==> flow/design.v <==
`timescale 1ns / 1ps
module SimpleCPU(clk, rst, data_fromRAM, wrEn, addr_toRAM, data_toRAM, pCounter);
parameter SIZE = 10;
input clk, rst;
input wire [31:0] data_fromRAM;
output reg wrEn;
output reg [SIZE-1:0] addr_toRAM;
output reg [31:0] data_toRAM;
output reg [SIZE-1:0] pCounter;
reg [ 3:0] opcode, opcodeNext;
reg [13:0] operand1, operand2, operand1Next, operand2Next;
reg [SIZE-1:0]   pCounterNext;
reg [31:0] num1, num2, num1Next, num2Next;
reg [ 3:0] state, stateNext;
always @(posedge clk)begin
	state    <= stateNext;
	pCounter <= pCounterNext;
	opcode   <= opcodeNext;
	operand1 <= operand1Next;
	operand2 <= operand2Next;
	num1     <= num1Next;
	num2     <= num2Next;
end
always @*begin
	stateNext    = state;
	pCounterNext = pCounter;
	opcodeNext   = opcode;
	operand1Next = operand1;
	operand2Next = operand2;
	num1Next     = num1;
	num2Next     = num2;
	addr_toRAM   = 0;
	wrEn         = 0;
	data_toRAM   = 0;
if(rst)
	begin
	stateNext    = 0;
	pCounterNext = 0;
	opcodeNext   = 0;
	operand1Next = 0;
	operand2Next = 0;
	num1Next     = 0;
	num2Next     = 0;
	addr_toRAM   = 0;
	wrEn         = 0;
	data_toRAM   = 0;
	end
else 
	case(state)                       
		0: begin											 
			pCounterNext = pCounter;
			opcodeNext   = opcode;
			operand1Next = 0;
			operand2Next = 0;
			addr_toRAM   = pCounter;
			num2Next     = 0;
			wrEn         = 0;
			data_toRAM   = 0;
			stateNext    = 1;
		end 
		1:begin                    
			pCounterNext = pCounter;
			opcodeNext   = {data_fromRAM[28], data_fromRAM[31:29]};
			operand1Next = data_fromRAM[27:14];
			operand2Next = data_fromRAM[13:0];
			addr_toRAM   = operand1Next;
			num1Next     = data_fromRAM;
			wrEn         = 0;
			data_toRAM   = 0;
			if( {data_fromRAM[28], data_fromRAM[31:29]} == 4'b0101 ) 	begin
				stateNext = 5;
				addr_toRAM = data_fromRAM[13:0];
				num1Next = operand1;
			end
			else if( {data_fromRAM[28], data_fromRAM[31:29]} == 4'b1101 ) 	begin
				stateNext = 6;
				addr_toRAM = data_fromRAM[27:14];
				num1Next = operand1;
			end
			else if(data_fromRAM[28] == 0 )  
				stateNext = 2;  
			else 
				stateNext = 3;
		end
		2: begin          
			pCounterNext = pCounter;
			opcodeNext   = opcode;
			operand1Next = operand1;
			operand2Next = operand2;
			addr_toRAM   = operand2;
			num1Next     = data_fromRAM;
			wrEn         = 0;
			data_toRAM   = operand2;
			stateNext = 3;
		end
		3: begin            
			pCounterNext = pCounter + 1;
			opcodeNext = opcode;
			operand1Next = operand1;
			operand2Next = operand2;
			addr_toRAM = operand1;
			num1Next = num1;
			wrEn = 1;
			stateNext = 0;
			case(opcode)                       
				4'b0000: data_toRAM = num1Next + data_fromRAM;  
				4'b1000: data_toRAM = data_fromRAM + operand2;  
				4'b0001: data_toRAM = ~(num1Next & data_fromRAM);  
				4'b1001: data_toRAM = ~(data_fromRAM & operand2);  
				4'b0010: begin 
					if(data_fromRAM < 32)
						data_toRAM = num1 >> data_fromRAM; 
					else
						data_toRAM = num1 << (data_fromRAM - 32); 
				end
				4'b1010: begin 
					if(operand2 < 32)
						data_toRAM = data_fromRAM >> operand2; 
					else
						data_toRAM = data_fromRAM << (operand2 - 32); 
				end
				4'b0011: data_toRAM = num1Next < data_fromRAM;  
				4'b1011: data_toRAM = data_fromRAM < operand2;  
				4'b0100: data_toRAM = data_fromRAM;  
				4'b1100: data_toRAM = operand2;  
				4'b0101: begin 
					data_toRAM = data_fromRAM;
					addr_toRAM = operand1;
					wrEn = 1;
				end
				4'b1101: begin  
					num2Next = data_fromRAM;
					addr_toRAM = num2;
					data_toRAM = data_fromRAM;
					wrEn = 1;
				end
				4'b0110: begin  
					if(data_fromRAM == 0)
						pCounterNext = num1;
					else
						pCounterNext = pCounter + 1;
					wrEn = 0;
				end
				4'b1110: begin
					pCounterNext = data_fromRAM + operand2;  
					wrEn = 0;
				end
				4'b0111: data_toRAM = num1Next * data_fromRAM;  
				4'b1111: data_toRAM = data_fromRAM * operand2;  
			endcase 
		end
		4:begin                    
			pCounterNext = pCounter + 1;
			opcodeNext   = 4'b0100;
			operand1Next = operand1;
			operand2Next = operand2;
			data_toRAM	 = num2;
			wrEn         = 1; 
			stateNext 	 = 0; 
			if(opcode == 4'b0101)
				addr_toRAM   = operand1;
			else if (opcode == 4'b1101)
				addr_toRAM   = num1 ;
		end
		5: begin      
			pCounterNext = pCounter;
			opcodeNext   = opcode;
			operand1Next = operand1;
			operand2Next = operand2;
			addr_toRAM   = data_fromRAM;
			num1Next     = data_fromRAM;
			wrEn         = 0;
			data_toRAM   = operand2;
			stateNext = 3;
		end
		6: begin      
			pCounterNext = pCounter;
			opcodeNext   = opcode;
			operand1Next = operand1;
			operand2Next = operand2;
			addr_toRAM   = data_fromRAM;
			num1Next     = data_fromRAM;
			num2Next     = data_fromRAM;
			wrEn         = 0;
			data_toRAM   = operand2;
			stateNext = 2;
		end
		default: begin
			stateNext    = 0;
			pCounterNext = 0;
			opcodeNext   = 0;
			operand1Next = 0;
			operand2Next = 0;
			num1Next     = 0;
			num2Next     = 0;
			addr_toRAM   = 0;
			wrEn         = 0;
			data_toRAM   = 0;
		end
	endcase
end
endmodule
== Reports on SimpleCPU ==
Tool output for the design above, in the order of the flow.
Line numbers count from 1 in the design file above.
Operators: Yosys type, input widths -> output width; for muxes data width and select width s.
A cell with -- has no value.
Inputs
  top: SimpleCPU
  clock port: clk
  cell library: sky130hd
  corner: tt_025C_1v80

== Word-level counts ==
Source: Yosys, flattened and elaborated, memories not mapped. Widths are those after wreduce. Registers that Yosys merges into a memory's read port (data or address) are not register bits. Print and check cells do not count. Equal cells are merged and count once.
Storage and ports
  register bits: 110
  bits in latches: 0
  bits in writable memories: 0
  ROM bits: 0
  clocked read ports x word width: 0
  memory cells: 0
  input port bits: 34
  output and inout bits: 53
  word-level cells: 96
Cells by class
  add/subtract/negate cells: 5
  multipliers: 2
  divide/modulo/power cells: 0
  magnitude comparators: 4
  eq/ne operators: 24
  shift operators: 4
  muxes and demuxes: 29
  bitwise gates (word level): 5
  reductions and logical operators: 16
Operators by type and width (count)
  $mul 32x32->32: 1
  $mul 32x14->32: 1
  $pmux 32 s13: 1
  $pmux 32 s3: 3
  $mux 32: 6
  $shl 32x32->32: 2
  $not 32->32: 2
  $pmux 10 s6: 1
  $pmux 10 s3: 2
  $pmux 14 s2: 2
  $mux 10: 5
  $eq 4x4->1 const B: 9
  $add 32x14->32: 1
  $lt 32x14->1: 1
  $and 32x14->32: 1
  $shr 32x14->32: 1
  $add 32x32->32: 1
  $lt 32x32->1: 1
  $and 32x32->32: 1
  $shr 32x32->32: 1
  $sub 32x6->32 const B: 1
  $lt 32x6->1 const B: 1
  $logic_not 32->1: 1
  $eq 4x3->1 const B: 8
  $pmux 10 s2: 1
  $eq 4x2->1 const B: 4
  $sub 14x6->15 const B: 1
  $reduce_or 15->1: 1
Other operator kinds: 17; their cells: 28.

== Depth ==
Depth = most cells in a row (Yosys ltp): at word level without a register or memory, in the mapped netlist without a sequential cell, where the memories' decode and read muxes count.
Depth
  word-level depth: 6
  ABC_AREA: 0
  mapped depth: 32
  gate-level depth less buffers: 28

== Synthesis result ==
Source: synth_stat.txt of the flow (Yosys; design flattened, memories mapped). It holds for the ABC_AREA given above (unset counts as 0); a run with the other value may have another netlist.
Synthesis totals
  cells in the netlist: 5341
  chip area (Yosys): 41406.0 sq um
  sequential area: 1801.7 sq um
  mapped flip-flops: 90
  buffers: 384
Cell types
  sky130_fd_sc_hd__fa_1: count 682, total area 1.37E+04 sq um
  sky130_fd_sc_hd__ha_1: count 277, total area 3.47E+03 sq um
  sky130_fd_sc_hd__inv_1: count 735, total area 2.76E+03 sq um
  sky130_fd_sc_hd__nand2_1: count 675, total area 2533.68 sq um
  sky130_fd_sc_hd__nor2_1: count 630, total area 2.36E+03 sq um
  sky130_fd_sc_hd__dfxtp_1: count 90, total area 1.8E+03 sq um
  sky130_fd_sc_hd__a21oi_1: count 268, total area 1.34E+03 sq um
  sky130_fd_sc_hd__xnor2_1: count 140, total area 1.23E+03 sq um
  sky130_fd_sc_hd__clkbuf_1: count 294, total area 1.1E+03 sq um
  sky130_fd_sc_hd__mux2i_1: count 101, total area 1010.97 sq um
  sky130_fd_sc_hd__o21ai_0: count 197, total area 985.946 sq um
  sky130_fd_sc_hd__and2_1: count 144, total area 900.864 sq um
  sky130_fd_sc_hd__a211oi_1: count 71, total area 533.011 sq um
  sky130_fd_sc_hd__mux4_2: count 22, total area 495.475 sq um
  sky130_fd_sc_hd__a221oi_1: count 53, total area 464.195 sq um
  sky130_fd_sc_hd__nand3_1: count 91, total area 455.437 sq um
  sky130_fd_sc_hd__mux2_2: count 32, total area 360.346 sq um
  sky130_fd_sc_hd__nor3_1: count 71, total area 355.341 sq um
Not listed: further types 71, cells in them 768.

== Timing after synthesis ==
Path of least setup slack by OpenSTA after synthesis, without wires, with an ideal clock, recovery checks aside; 20% of the period is set as input and as output delay. Where synthesis merged equal registers, the netlist keeps one of their names.
Timing path post-synthesis
  path kind: input-to-output
  from: input port data_fromRAM[3]
  to: output port data_toRAM[31]
  period: 14000 ps
  external output delay: 2800 ps
  time at the first pin: 2800 ps
  data arrival time: 10528 ps
  setup slack: 672 ps
  path delay: 7728 ps
  stages on the path: 30
  synthesis period reached: 13328 ps
"path delay" = arrival - input delay + setup time.
A path that ends at an output port has no setup time.
"stages on the path": output pins that drive a net of the path, with the launching flip-flop's if there is one; two outputs of one cell count as two.
"synthesis period reached" is the clock period less the worst setup slack; recovery checks do not enter. This is arithmetic on one report: input and output delays are still those of the set period (20% each).
On the way, post-synthesis
  cell sequence: sky130_fd_sc_hd__clkbuf_1 > sky130_fd_sc_hd__clkbuf_1 > sky130_fd_sc_hd__clkbuf_1 > sky130_fd_sc_hd__clkbuf_1 > sky130_fd_sc_hd__clkbuf_1 > sky130_fd_sc_hd__clkbuf_1 > sky130_fd_sc_hd__and2_1 > sky130_fd_sc_hd__fa_1 > sky130_fd_sc_hd__inv_1 > sky130_fd_sc_hd__fa_1 > sky130_fd_sc_hd__fa_1 > sky130_fd_sc_hd__fa_1 > sky130_fd_sc_hd__inv_1 > sky130_fd_sc_hd__fa_1 > sky130_fd_sc_hd__inv_1 > sky130_fd_sc_hd__fa_1 > sky130_fd_sc_hd__inv_1 > sky130_fd_sc_hd__fa_1 > sky130_fd_sc_hd__fa_1 > sky130_fd_sc_hd__ha_1 > sky130_fd_sc_hd__and3_1 > sky130_fd_sc_hd__o31ai_1 > sky130_fd_sc_hd__o21ai_0 > sky130_fd_sc_hd__o2111ai_1 > sky130_fd_sc_hd__a211oi_1 > sky130_fd_sc_hd__o22ai_1 > sky130_fd_sc_hd__xnor2_1 > sky130_fd_sc_hd__nand2_1 > sky130_fd_sc_hd__o211ai_1 > sky130_fd_sc_hd__o211a_1
RTL lines, path post-synthesis
  start, declared: RTL line 5  | input wire [31:0] data_fromRAM;
  end, declared: RTL line 8  | output reg [31:0] data_toRAM;
No chain of elaborated cells between the ends is given.

== Worst path after layout ==
From the final timing report of run B: the path of least setup slack in the routed layout; clock arrival at registers is part of the times.
The report prints the path's times to 10 ps; the period is as set.
Timing path after layout
  path kind: input-to-output
  from: input port data_fromRAM[29]
  to: output port data_toRAM[30]
  period: 14000 ps
  external output delay: 2800 ps
  time at the first pin: 2800 ps
  data arrival time: 9790 ps
  setup slack: 1410 ps
  stages on the path: 22
On the way, after layout
  cell sequence: sky130_fd_sc_hd__clkdlybuf4s50_1 > sky130_fd_sc_hd__and2_1 > sky130_fd_sc_hd__ha_1 > sky130_fd_sc_hd__ha_1 > sky130_fd_sc_hd__fa_1 > sky130_fd_sc_hd__fa_1 > sky130_fd_sc_hd__inv_1 > sky130_fd_sc_hd__fa_1 > sky130_fd_sc_hd__fa_1 > sky130_fd_sc_hd__fa_1 > sky130_fd_sc_hd__fa_2 > sky130_fd_sc_hd__inv_1 > sky130_fd_sc_hd__ha_1 > sky130_fd_sc_hd__nand2b_1 > sky130_fd_sc_hd__o22ai_1 > sky130_fd_sc_hd__a21oi_1 > sky130_fd_sc_hd__nand3_1 > sky130_fd_sc_hd__a221oi_2 > sky130_fd_sc_hd__o21ai_0 > sky130_fd_sc_hd__nor3_1 > sky130_fd_sc_hd__a311oi_2 > sky130_fd_sc_hd__buf_2
RTL lines, path after layout
  start, declared: RTL line 5  | input wire [31:0] data_fromRAM;
  end, declared: RTL line 8  | output reg [31:0] data_toRAM;
No chain of elaborated cells between the ends is given.

Subject: flow runs of SimpleCPU

Hi,

Measured results for SimpleCPU: 6 stored runs of the Yosys and OpenROAD flow on sky130hd. The settings differ; the order carries no meaning. The constraints put input and output delay at 20% of the set period each and load the outputs with 0.01 pF.
"worst setup path time" = time allowed to the worst setup path (clock period - input delay - output delay, where it has them) - its slack; a late launch clock adds to it, a late capture clock takes from it.
"power" rests on the timing tool's default activity at the inputs, not on a simulated workload.
"worst setup path time" is known to 10 ps.
[run A] settings: CORE_ASPECT_RATIO=1.1, CTS_CLUSTER_DIAMETER=325, CTS_CLUSTER_SIZE=93, GPL_ROUTABILITY_DRIVEN=0, MAX_ROUTING_LAYER=met4, MIN_ROUTING_LAYER=met2, PLACE_DENSITY=0.9, period_ns=14.0, CAP_MARGIN=20, CORE_MARGIN=2, CORE_UTILIZATION=40, SLEW_MARGIN=20
[run A] result: did not finish, routing stopped with GRT-0116
[run B] settings: SETUP_SLACK_MARGIN=1.93, period_ns=14.0, CAP_MARGIN=20, CORE_MARGIN=2, CORE_UTILIZATION=40, SLEW_MARGIN=20
[run B] result: chip area after synthesis (Yosys) 41406.0 sq um, die area 106103.0 sq um, utilization 0.468, worst setup slack after layout 1411 ps, total negative slack 0 ps, worst hold slack 452 ps, power 0.002545 W, worst setup path time 6990 ps, worst setup path kind input-to-output
[run C] settings: CAP_MARGIN=10, CELL_PAD_IN_SITES_DETAIL_PLACEMENT=1, CORE_ASPECT_RATIO=0.7, CORE_MARGIN=4, CORE_UTILIZATION=43, CTS_CLUSTER_DIAMETER=325, CTS_CLUSTER_SIZE=93, GPL_ROUTABILITY_DRIVEN=0, MAX_ROUTING_LAYER=met4, MIN_ROUTING_LAYER=met2, PLACE_DENSITY_LB_ADDON=0.06, SLEW_MARGIN=0, TNS_END_PERCENT=85, period_ns=14.0
[run C] result: did not finish, routing stopped with GRT-0116
[run D] settings: CAP_MARGIN=40, CELL_PAD_IN_SITES_GLOBAL_PLACEMENT=2, CORE_MARGIN=2, CORE_UTILIZATION=65, GPL_ROUTABILITY_DRIVEN=1, GPL_TIMING_DRIVEN=0, PLACE_DENSITY=0.71, SLEW_MARGIN=25, period_ns=9.24
[run D] result: did not finish, placement stopped with GPL-0301
[run E] settings: ABC_AREA=1, CAP_MARGIN=35, CTS_CLUSTER_DIAMETER=59, GPL_TIMING_DRIVEN=0, MAX_ROUTING_LAYER=met4, SETUP_SLACK_MARGIN=0.4, TNS_END_PERCENT=10, period_ns=9.19, CORE_MARGIN=2, CORE_UTILIZATION=40, SLEW_MARGIN=20
[run E] result: chip area after synthesis (Yosys) 43306.5 sq um, die area 110916.0 sq um, utilization 0.477, worst setup slack after layout -1808 ps, total negative slack -37528 ps, worst hold slack 465 ps, power 0.005116 W, worst setup path time 9160 ps, worst setup path kind reg-to-output
[run F] settings: ABC_AREA=1, CAP_MARGIN=35, CELL_PAD_IN_SITES_DETAIL_PLACEMENT=1, CORE_ASPECT_RATIO=0.56, CTS_CLUSTER_DIAMETER=59, GPL_TIMING_DRIVEN=1, HOLD_SLACK_MARGIN=0.12, MAX_ROUTING_LAYER=met4, SETUP_SLACK_MARGIN=0.4, TNS_END_PERCENT=100, period_ns=9.11, CORE_MARGIN=2, CORE_UTILIZATION=40, SLEW_MARGIN=20
[run F] result: chip area after synthesis (Yosys) 43306.5 sq um, die area 111026.0 sq um, utilization 0.514, worst setup slack after layout -1690 ps, total negative slack -30383 ps, worst hold slack 472 ps, power 0.005622 W, worst setup path time 7160 ps, worst setup path kind input-to-output

Regards
